==> flow/design.v <==
module aluDesign#(parameter W = 8, N = 4) (clk,rst,CE,MODE,CIN,INP_VALID,CMD,OPA,OPB, ERR,OV,COUT,G,L,E, RES);
    input clk,rst,CE,MODE,CIN;
    input [1:0] INP_VALID;
    input [N-1:0] CMD;
    input [W-1:0] OPA,OPB;
    output reg ERR,OV,COUT,G,L,E;
        output reg [2*W-1:0] RES;
        reg [2*W-1:0] res_comb;
    parameter INV_INP = 2'b00, OPA_VALID = 2'b01, OPB_VALID = 2'b10, OPA_AND_OPB_VALID = 2'b11;
    parameter SHIFT_W = $clog2(W);
    reg [W-1:0] opa_r,opb_r;
    reg [N-1:0] cmd_r;
    reg [1:0] valid_r;
    reg mode_r,cin_r;
    reg cout_comb,ov_comb,g_comb,l_comb,e_comb,err_comb;
    always@(posedge clk,posedge rst) begin
        if(rst) begin
            opa_r <= 0;
            opb_r <= 0;
            cmd_r <= 0;
            valid_r <= 0;
            cin_r <= 0;
            mode_r <= 0;
        end
        else if(CE) begin
            opa_r <= OPA;
            opb_r <= OPB;
            cmd_r <= CMD;
            valid_r <= INP_VALID;
            cin_r <= CIN;
            mode_r <= MODE;
       end
    end
    always@(*) begin
        if(CE) begin
            res_comb = 0;
            err_comb = 0;
            cout_comb = 0;
            ov_comb = 0;
            g_comb = 0;
            l_comb = 0;
            e_comb = 0;
            if(mode_r == 1) begin
                case(valid_r)
                    INV_INP : begin
                        res_comb = 0;
                        err_comb = 1;
                    end
                    OPA_VALID : begin
                        case(cmd_r)
                            4'b0100 : begin
                                res_comb = opa_r + 1;
                                cout_comb = res_comb[W];
                            end
                           4'b0101 : begin
                               res_comb = opa_r - 1;
                               ov_comb = res_comb[W];
                            end
                            default : err_comb = 1;
                        endcase
                    end
                    OPB_VALID : begin
                        case(cmd_r)
                            4'b0110 : begin
                                res_comb = opb_r + 1;
                                cout_comb = res_comb[W];
                            end
                            4'b0111 : begin
                                res_comb = opb_r - 1;
                                ov_comb = res_comb[W];
                            end
                            default : err_comb = 1;
                        endcase
                    end
                    OPA_AND_OPB_VALID : begin
                        case(cmd_r)
                            4'b0000 : begin
                                res_comb = opa_r + opb_r;
                                cout_comb = res_comb[W];
                            end
                            4'b0001 : begin
                                res_comb = opa_r - opb_r;
                                ov_comb = res_comb[W];
                            end
                            4'b0010 : begin
                                res_comb = opa_r + opb_r + cin_r;
                                cout_comb = res_comb[W];
                            end
                            4'b0011 : begin
                                res_comb = opa_r - opb_r - cin_r;
                                ov_comb = res_comb[W];
                            end
                            4'b1000 : begin
                                g_comb  = (opa_r > opb_r) ? 1:0;
                                l_comb = (opa_r < opb_r) ? 1:0;
                                e_comb = (opa_r == opb_r) ? 1:0;
                            end
                            4'b1001 : begin
                                res_comb = (opa_r + 1) * (opb_r + 1);
                            end
                            4'b1010 : begin
                                res_comb = (opa_r<<1) * (opb_r);
                            end
                            4'b1011 : begin
                                res_comb = $signed(opa_r) + $signed(opb_r);
                                ov_comb = (($signed(opa_r) > 0) && ($signed(opb_r) > 0) && ($signed(res_comb[W-1:0])<=0) || ($signed(opa_r) < 0) && ($signed(opb_r) < 0) && ($signed(res_comb[W-1:0]) >= 0));
                                g_comb  = ($signed(opa_r) > $signed(opb_r)) ? 1:0;
                                l_comb = ($signed(opa_r) < $signed(opb_r)) ? 1:0;
                                e_comb = ($signed(opa_r) == $signed(opb_r)) ? 1:0;
                            end
                            4'b1100 : begin
                                res_comb = $signed(opa_r) - $signed(opb_r);
                                ov_comb = (($signed(opa_r) > 0) && ($signed(opb_r) < 0) && ($signed(res_comb[W-1:0]) <= 0) || ($signed(opa_r) < 0) && ($signed(opb_r) > 0) && ($signed(res_comb[W-1:0]) >= 0));
                                g_comb  = ($signed(opa_r) > $signed(opb_r)) ? 1:0;
                                l_comb = ($signed(opa_r) < $signed(opb_r)) ? 1:0;
                                e_comb = ($signed(opa_r) == $signed(opb_r)) ? 1:0;
                            end
                            default : err_comb = 1;
                        endcase
                    end
                    default : err_comb = 1;
                endcase
            end
            else begin
                case(valid_r)
                    INV_INP : begin
                        res_comb = 0;
                        err_comb = 1;
                    end
                    OPA_VALID : begin
                        case(cmd_r)
                            4'b0110 : begin
                                res_comb = ~(opa_r);
                                res_comb[2*W-1 : 8] = 0;
                            end
                            4'b1000 : begin
                                res_comb = opa_r >> 1;
                            end
                            4'b1001 : begin
                                res_comb = opa_r << 1;
                            end
                            default : err_comb = 1;
                        endcase
                    end
                    OPB_VALID : begin
                        case(cmd_r)
                            4'b0111 : begin
                                res_comb = ~(opb_r);
                                res_comb[2*W-1 : 8] = 0;
                            end
                            4'b1010 : begin
                                res_comb = opb_r >> 1;
                            end
                            4'b1011 : begin
                                res_comb = opb_r << 1;
                            end
                            default : err_comb = 1;
                        endcase
                    end
                    OPA_AND_OPB_VALID : begin
                        case(cmd_r)
                            4'b0000 : begin
                                res_comb = opa_r & opb_r;
                            end
                            4'b0001 : begin
                                res_comb = ~(opa_r & opb_r);
                                res_comb[2*W-1 : 8] = 0;
                            end
                            4'b0010 : begin
                                res_comb = opa_r | opb_r;
                            end
                            4'b0011 : begin
                                res_comb = ~(opa_r | opb_r);
                                res_comb[2*W-1 : 8] = 0;
                            end
                            4'b0100 : begin
                                res_comb = opa_r ^ opb_r;
                            end
                            4'b0101 : begin
                                res_comb = ~(opa_r ^ opb_r);
                                res_comb[2*W-1 : 8] = 0;
                            end
                            4'b1100 : begin
                                if( |(opb_r[(W-1) : (SHIFT_W+1)])) begin
                                    err_comb = 1;
                                    res_comb = 0;
                                end
                                else
                                    res_comb = (opa_r << (opb_r[SHIFT_W-1:0])) | opa_r >> (W - (opb_r[SHIFT_W-1:0]));
                                    res_comb[2*W-1 : 8] = 0;
                            end
                            4'b1101 : begin
                                if( |(opb_r[(W-1) : (SHIFT_W+1)])) begin
                                    res_comb = 0;
                                    err_comb = 1;
                                end
                                else
                                    res_comb = (opa_r >> opb_r[SHIFT_W-1:0]) | opa_r << (W - opb_r[SHIFT_W-1:0]);
                                    res_comb[2*W-1 : 8] = 0;
                            end
                            default : err_comb = 1;
                        endcase
                    end
                    default : err_comb = 1;
                endcase
            end
        end
        else begin
           res_comb = 0;
           err_comb = 0;
           cout_comb = 0;
           ov_comb = 0;
           g_comb = 0;
           l_comb = 0;
           e_comb = 0;
        end
    end
    always@(posedge clk, posedge rst) begin
        if(rst) begin
            RES <= 0;
            COUT <= 0;
            OV <= 0;
            G <= 0;
            L <= 0;
            E <= 0;
            ERR  <= 0;
        end
        else if(CE) begin
            RES <= res_comb;
                COUT <= cout_comb;
                OV <= ov_comb;
                G <= g_comb;
                L <= l_comb;
                E <= e_comb;
                ERR  <= err_comb;
        end
    end
endmodule
Reports on aluDesign --
Tool output for the design above, in the order of the flow. Lines are those of the file above, counted from 1. Operators: Yosys type, input widths -> output width; for muxes data width and select width s. Not given: n/a
Inputs: top module aluDesign, clock clk, standard-cell library sky130hd, corner tt_025C_1v80

Word level --
Counts by Yosys on the flattened word-level netlist (proc, flatten, opt, wreduce; memories kept). Register bits leave out memories and registers merged into their read ports (data or address). Print and check cells are left out.
Bit counts: register bits 46, bits of input ports 27, output and inout bits 22, elaborated cells 140
Operators by class: add/subtract/negate cells 11, multiply operators 2, order comparisons 12, equality and inequality tests 18, shifts and indexed selects 4, multiplexer cells 48, bitwise logic cells 10, reductions and logical operators 22
Operators by type and width (count):
- $mul 9x9->16 | 1
- $pmux 16 s8 | 1
- $pmux 16 s4 | 2
- $mul 8x8->15 | 1
- $pmux 8 s8 | 1
- $pmux 16 s2 | 2
- $pmux 8 s3 | 2
- $not 8->8 | 5
- $shl 8x32->8 | 1
- $shr 8x32->8 | 1
- $eq 4x4->1 const B | 6
- $or 8x8->8 | 3
- $mux 1 | 24
- $pmux 1 s4 | 5
- $add 8x1->9 const B | 2
- $sub 8x1->9 const B | 2
- $add 8x8->9 | 2
- $sub 8x8->9 | 2
- $sub 16x1->16 | 1
- $eq 4x3->1 const B | 4
- $ge 8x1->1 const B | 2
- $gt 8x1->1 const B | 2
- $le 8x1->1 const B | 2
- $lt 8x1->1 const B | 2
- $gt 8x8->1 | 2
- $lt 8x8->1 | 2
- $eq 8x8->1 | 2
- $mux 16 | 1
Other operator kinds: 21; their cells: 44.

Longest topological paths --
Depth = most cells in a row (Yosys ltp): at word level without a register or memory, in the mapped netlist without a sequential cell, where the memories' decode and read muxes count.
Depth: depth after elaboration 7, ABC_AREA 0, depth in mapped cells 25, gate-level depth less buffers 21

Netlist --
The flow's flattened synthesis, as Yosys stat reports it; memories are mapped. The netlist is that of the ABC_AREA named above (0 if unset); the other value can give another one.
Cell types:
- sky130_fd_sc_hd__fa_1 | count 86, area in all 1.72E+03 µm²
- sky130_fd_sc_hd__ha_1 | count 100, area in all 1251.2 µm²
- sky130_fd_sc_hd__dfrtp_1 | count 46, area in all 1.15E+03 µm²
- sky130_fd_sc_hd__xnor2_1 | count 72, area in all 630.605 µm²
- sky130_fd_sc_hd__nor2_1 | count 152, area in all 570.547 µm²
- sky130_fd_sc_hd__inv_1 | count 146, area in all 548.026 µm²
- sky130_fd_sc_hd__nand2_1 | count 129, area in all 484.214 µm²
- sky130_fd_sc_hd__a21oi_1 | count 78, area in all 390.374 µm²
- sky130_fd_sc_hd__o21ai_0 | count 68, area in all 340.326 µm²
- sky130_fd_sc_hd__mux2i_1 | count 19, area in all 190.182 µm²
- sky130_fd_sc_hd__nand3_1 | count 36, area in all 180.173 µm²
- sky130_fd_sc_hd__xor2_1 | count 19, area in all 166.41 µm²
- sky130_fd_sc_hd__clkbuf_1 | count 43, area in all 161.405 µm²
- sky130_fd_sc_hd__nand2b_1 | count 24, area in all 150.144 µm²
- sky130_fd_sc_hd__a22oi_1 | count 19, area in all 142.637 µm²
- sky130_fd_sc_hd__nor3_1 | count 27, area in all 135.13 µm²
- sky130_fd_sc_hd__o221ai_1 | count 15, area in all 131.376 µm²
- sky130_fd_sc_hd__mux2_2 | count 11, area in all 123.869 µm²
Other cell types: 74; their cells: 284.
Mapped netlist: standard cells after synthesis 1374, synthesis area 10598.9 µm², sequential part of the area 1151.1 µm², mapped flip-flops 46, buffers 75

Worst setup path after synthesis --
OpenSTA on the mapped netlist: ideal clock, no wires. The path of least setup slack (recovery checks aside). Input and output delay are each 20% of the period. Register names are those of the netlist, which keeps one name where synthesis merged equal registers.
Timing after synthesis: kind register to register, start register opb_r[1], end register RES[14], period 6000 ps, library setup time 83 ps, data arrival time 5958 ps, required time 5917 ps, slack -42 ps, path delay 6041 ps, driving pins on the path 24, synthesis period reached 6042 ps
"path delay" = arrival - input delay + setup time. "driving pins on the path" counts driving pins, that of a launching flip-flop among them; a cell with two outputs on the path counts twice. "synthesis period reached" is the clock period less the worst setup slack; recovery checks do not enter. This is arithmetic on one report: input and output delays are still those of the set period (20% each). The rows between start and end are the longest chain of elaborated cells between them; the timing report does not say that the signal goes this way. Where chains are equally long, one stands for them. Each line given opens the expression or statement behind the cell; cells for indexed reads and writes are added by Yosys, which also makes memories of some case tables.
On the way, after synthesis: path through sky130_fd_sc_hd__dfrtp_1 -> sky130_fd_sc_hd__clkinv_1 -> sky130_fd_sc_hd__clkbuf_1 -> sky130_fd_sc_hd__ha_1 -> sky130_fd_sc_hd__clkbuf_1 -> sky130_fd_sc_hd__clkbuf_1 -> sky130_fd_sc_hd__clkbuf_1 -> sky130_fd_sc_hd__nand2_1 -> sky130_fd_sc_hd__fa_1 -> sky130_fd_sc_hd__inv_1 -> sky130_fd_sc_hd__fa_1 -> sky130_fd_sc_hd__ha_1 -> sky130_fd_sc_hd__inv_1 -> sky130_fd_sc_hd__fa_1 -> sky130_fd_sc_hd__inv_1 -> sky130_fd_sc_hd__fa_1 -> sky130_fd_sc_hd__a21o_1 -> sky130_fd_sc_hd__a211oi_1 -> sky130_fd_sc_hd__o21ai_0 -> sky130_fd_sc_hd__a31o_2 -> sky130_fd_sc_hd__a21oi_1 -> sky130_fd_sc_hd__xor2_1 -> sky130_fd_sc_hd__o221a_2 -> sky130_fd_sc_hd__o21ai_0, length of the longest elaborated chain 5, elaborated cells on any way between the ends 12
Ends and longest elaborated chain, after synthesis:
- from (decl) | line 11 | reg [W-1:0] opa_r,opb_r;
- from (assign) | line 19 | opb_r <= 0;
- from (assign) | line 27 | opb_r <= OPB;
- $add 8x1->9 | line 99 | res_comb = (opa_r + 1) * (opb_r + 1);
- $mul 9x9->16 | line 99
- $pmux 16 s8 | line 76 | case(cmd_r)
- $pmux 16 s4 | line 44 | case(valid_r)
- $mux 16 | line 43 | if(mode_r == 1) begin
- to (assign) | line 220 | RES <= 0;
- to (assign) | line 229 | RES <= res_comb;
- to (decl) | line 7 | output reg [2*W-1:0] RES;

Timing after layout --
Path of least setup slack in the final report of run 1 (OpenROAD, finished layout, wires in). Where an end is a register, its clock arrival counts in the times. The report prints the path's times to 10 ps; the period is as set.
Timing post-layout: kind register to register, start register opb_r[0], end register RES[11], period 4340 ps, library setup time 110 ps, data arrival time 5740 ps, required time 4540 ps, slack -1200 ps, driving pins on the path 21
The rows between start and end are the longest chain of elaborated cells between them; the timing report does not say that the signal goes this way. Where chains are equally long, one stands for them.
On the way, post-layout: path through sky130_fd_sc_hd__dfrtp_2 -> sky130_fd_sc_hd__buf_8 -> sky130_fd_sc_hd__buf_8 -> sky130_fd_sc_hd__nand4_1 -> sky130_fd_sc_hd__xnor2_4 -> sky130_fd_sc_hd__buf_6 -> sky130_fd_sc_hd__nor2_1 -> sky130_fd_sc_hd__fa_1 -> sky130_fd_sc_hd__fa_2 -> sky130_fd_sc_hd__fa_1 -> sky130_fd_sc_hd__inv_2 -> sky130_fd_sc_hd__fa_2 -> sky130_fd_sc_hd__inv_2 -> sky130_fd_sc_hd__ha_4 -> sky130_fd_sc_hd__nor3_2 -> sky130_fd_sc_hd__o21ai_1 -> sky130_fd_sc_hd__a31oi_1 -> sky130_fd_sc_hd__xnor2_1 -> sky130_fd_sc_hd__a22oi_1 -> sky130_fd_sc_hd__a21oi_1 -> sky130_fd_sc_hd__a211o_1, length of the longest elaborated chain 5, elaborated cells on any way between the ends 12
Ends and longest elaborated chain, post-layout:
- from (decl) | line 11 | reg [W-1:0] opa_r,opb_r;
- from (assign) | line 19 | opb_r <= 0;
- from (assign) | line 27 | opb_r <= OPB;
- $add 8x1->9 | line 99 | res_comb = (opa_r + 1) * (opb_r + 1);
- $mul 9x9->16 | line 99
- $pmux 16 s8 | line 76 | case(cmd_r)
- $pmux 16 s4 | line 44 | case(valid_r)
- $mux 16 | line 43 | if(mode_r == 1) begin
- to (assign) | line 220 | RES <= 0;
- to (assign) | line 229 | RES <= res_comb;
- to (decl) | line 7 | output reg [2*W-1:0] RES;

# Flow runs of aluDesign

aluDesign through Yosys and OpenROAD on sky130hd: 3 stored runs, unordered, with their settings and measured results. The constraints put input and output delay at 20% of the set period each and load the outputs with 0.01 pF.
"reached clock period" means the clock period less the worst setup slack. The figure is calculated, with input and output delays left at 20% of the set period.
"critical setup path time" is the time allowed to the run's worst setup path (the clock period less input and output delay, where it has them) less its slack. Clock arrival times count: a late capture clock shortens it, a late launch clock lengthens it.
"total power of the final layout": no workload was simulated; the value follows from the tool's default switching activity.
"critical setup path time" is given in steps of 10 ps.

[run 1] flow files
==> flow/run.sh <==
#!/bin/bash
# the make line also repeats the synthesis and layout settings of config.mk as NAME=value (left out here)
make -C /OpenROAD-flow-scripts/flow DESIGN_CONFIG=/design/flow/config.mk WORK_HOME=/design/flow/orfs CLKGATE_MAP_FILE= finish
==> flow/config.mk <==
export PLATFORM = sky130hd
export DESIGN_NAME = aluDesign
export DESIGN_NICKNAME = aluDesign
export VERILOG_FILES = /design/flow/design.v
export SDC_FILE = /design/flow/constraint.sdc
export NUM_CORES = 4
export LEC_CHECK = 0
export CAP_MARGIN = 40
export CELL_PAD_IN_SITES_DETAIL_PLACEMENT = 2
export CORE_MARGIN = 2
export CORE_UTILIZATION = 34
export CTS_CLUSTER_DIAMETER = 177
export CTS_CLUSTER_SIZE = 56
export GPL_ROUTABILITY_DRIVEN = 1
export GPL_TIMING_DRIVEN = 0
export PLACE_DENSITY_LB_ADDON = 0.19
export SLEW_MARGIN = 40
export TNS_END_PERCENT = 5
==> flow/constraint.sdc <==
create_clock -name core_clock -period 4.34 [get_ports {clk}]
set_input_delay 0.8680 -clock core_clock [delete_from_list [all_inputs] [get_ports {clk}]]
set_output_delay 0.8680 -clock core_clock [all_outputs]
set_load 0.01 [all_outputs]

[run 1] result: final design utilization 0.438; standard-cell area after layout 13430.4 µm²; overall die area 32601.9 µm²; critical setup path time 5540 ps; critical path type register to register; reached clock period 5538 ps; Yosys chip area after synthesis 10598.9 µm²; setup slack of the worst path -1198 ps; post-route worst hold slack 492 ps; total negative slack on setup checks -10970 ps; total power of the final layout 0.005866 W

[run 2] flow files
==> flow/run.sh <==
#!/bin/bash
# the make line also repeats the synthesis and layout settings of config.mk as NAME=value (left out here)
make -C /OpenROAD-flow-scripts/flow DESIGN_CONFIG=/design/flow/config.mk WORK_HOME=/design/flow/orfs CLKGATE_MAP_FILE= finish
==> flow/config.mk <==
export PLATFORM = sky130hd
export DESIGN_NAME = aluDesign
export DESIGN_NICKNAME = aluDesign
export VERILOG_FILES = /design/flow/design.v
export SDC_FILE = /design/flow/constraint.sdc
export NUM_CORES = 4
export LEC_CHECK = 0
export CAP_MARGIN = 20
export CELL_PAD_IN_SITES_DETAIL_PLACEMENT = 2
export CORE_MARGIN = 2
export CORE_UTILIZATION = 18
export CTS_CLUSTER_DIAMETER = 177
export CTS_CLUSTER_SIZE = 56
export GPL_ROUTABILITY_DRIVEN = 1
export PLACE_DENSITY_LB_ADDON = 0.19
export SLEW_MARGIN = 40
export TNS_END_PERCENT = 5
==> flow/constraint.sdc <==
create_clock -name core_clock -period 4.34 [get_ports {clk}]
set_input_delay 0.8680 -clock core_clock [delete_from_list [all_inputs] [get_ports {clk}]]
set_output_delay 0.8680 -clock core_clock [all_outputs]
set_load 0.01 [all_outputs]

[run 2] result: final design utilization 0.242; standard-cell area after layout 14043.5 µm²; overall die area 60838.7 µm²; critical setup path time 5140 ps; critical path type register to register; reached clock period 5138 ps; Yosys chip area after synthesis 10598.9 µm²; setup slack of the worst path -798 ps; post-route worst hold slack 499 ps; total negative slack on setup checks -7093 ps; total power of the final layout 0.005726 W

[run 3] flow files
==> flow/run.sh <==
#!/bin/bash
# the make line also repeats the synthesis and layout settings of config.mk as NAME=value (left out here)
make -C /OpenROAD-flow-scripts/flow DESIGN_CONFIG=/design/flow/config.mk WORK_HOME=/design/flow/orfs CLKGATE_MAP_FILE= finish
==> flow/config.mk <==
export PLATFORM = sky130hd
export DESIGN_NAME = aluDesign
export DESIGN_NICKNAME = aluDesign
export VERILOG_FILES = /design/flow/design.v
export SDC_FILE = /design/flow/constraint.sdc
export NUM_CORES = 4
export LEC_CHECK = 0
export CAP_MARGIN = 20
export CELL_PAD_IN_SITES_DETAIL_PLACEMENT = 2
export CORE_MARGIN = 6
export CORE_UTILIZATION = 16
export CTS_CLUSTER_DIAMETER = 373
export CTS_CLUSTER_SIZE = 75
export GPL_ROUTABILITY_DRIVEN = 0
export GPL_TIMING_DRIVEN = 0
export MAX_ROUTING_LAYER = met4
export PLACE_DENSITY = 0.54
export SETUP_SLACK_MARGIN = 0.68
export SLEW_MARGIN = 20
export TNS_END_PERCENT = 40
==> flow/constraint.sdc <==
create_clock -name core_clock -period 3.78 [get_ports {clk}]
set_input_delay 0.7560 -clock core_clock [delete_from_list [all_inputs] [get_ports {clk}]]
set_output_delay 0.7560 -clock core_clock [all_outputs]
set_load 0.01 [all_outputs]

[run 3] result: final design utilization 0.226; standard-cell area after layout 14677.8 µm²; overall die area 72562.9 µm²; critical setup path time 5620 ps; critical path type register to register; reached clock period 5622 ps; Yosys chip area after synthesis 10598.9 µm²; setup slack of the worst path -1842 ps; post-route worst hold slack 500 ps; total negative slack on setup checks -18973 ps; total power of the final layout 0.007843 W
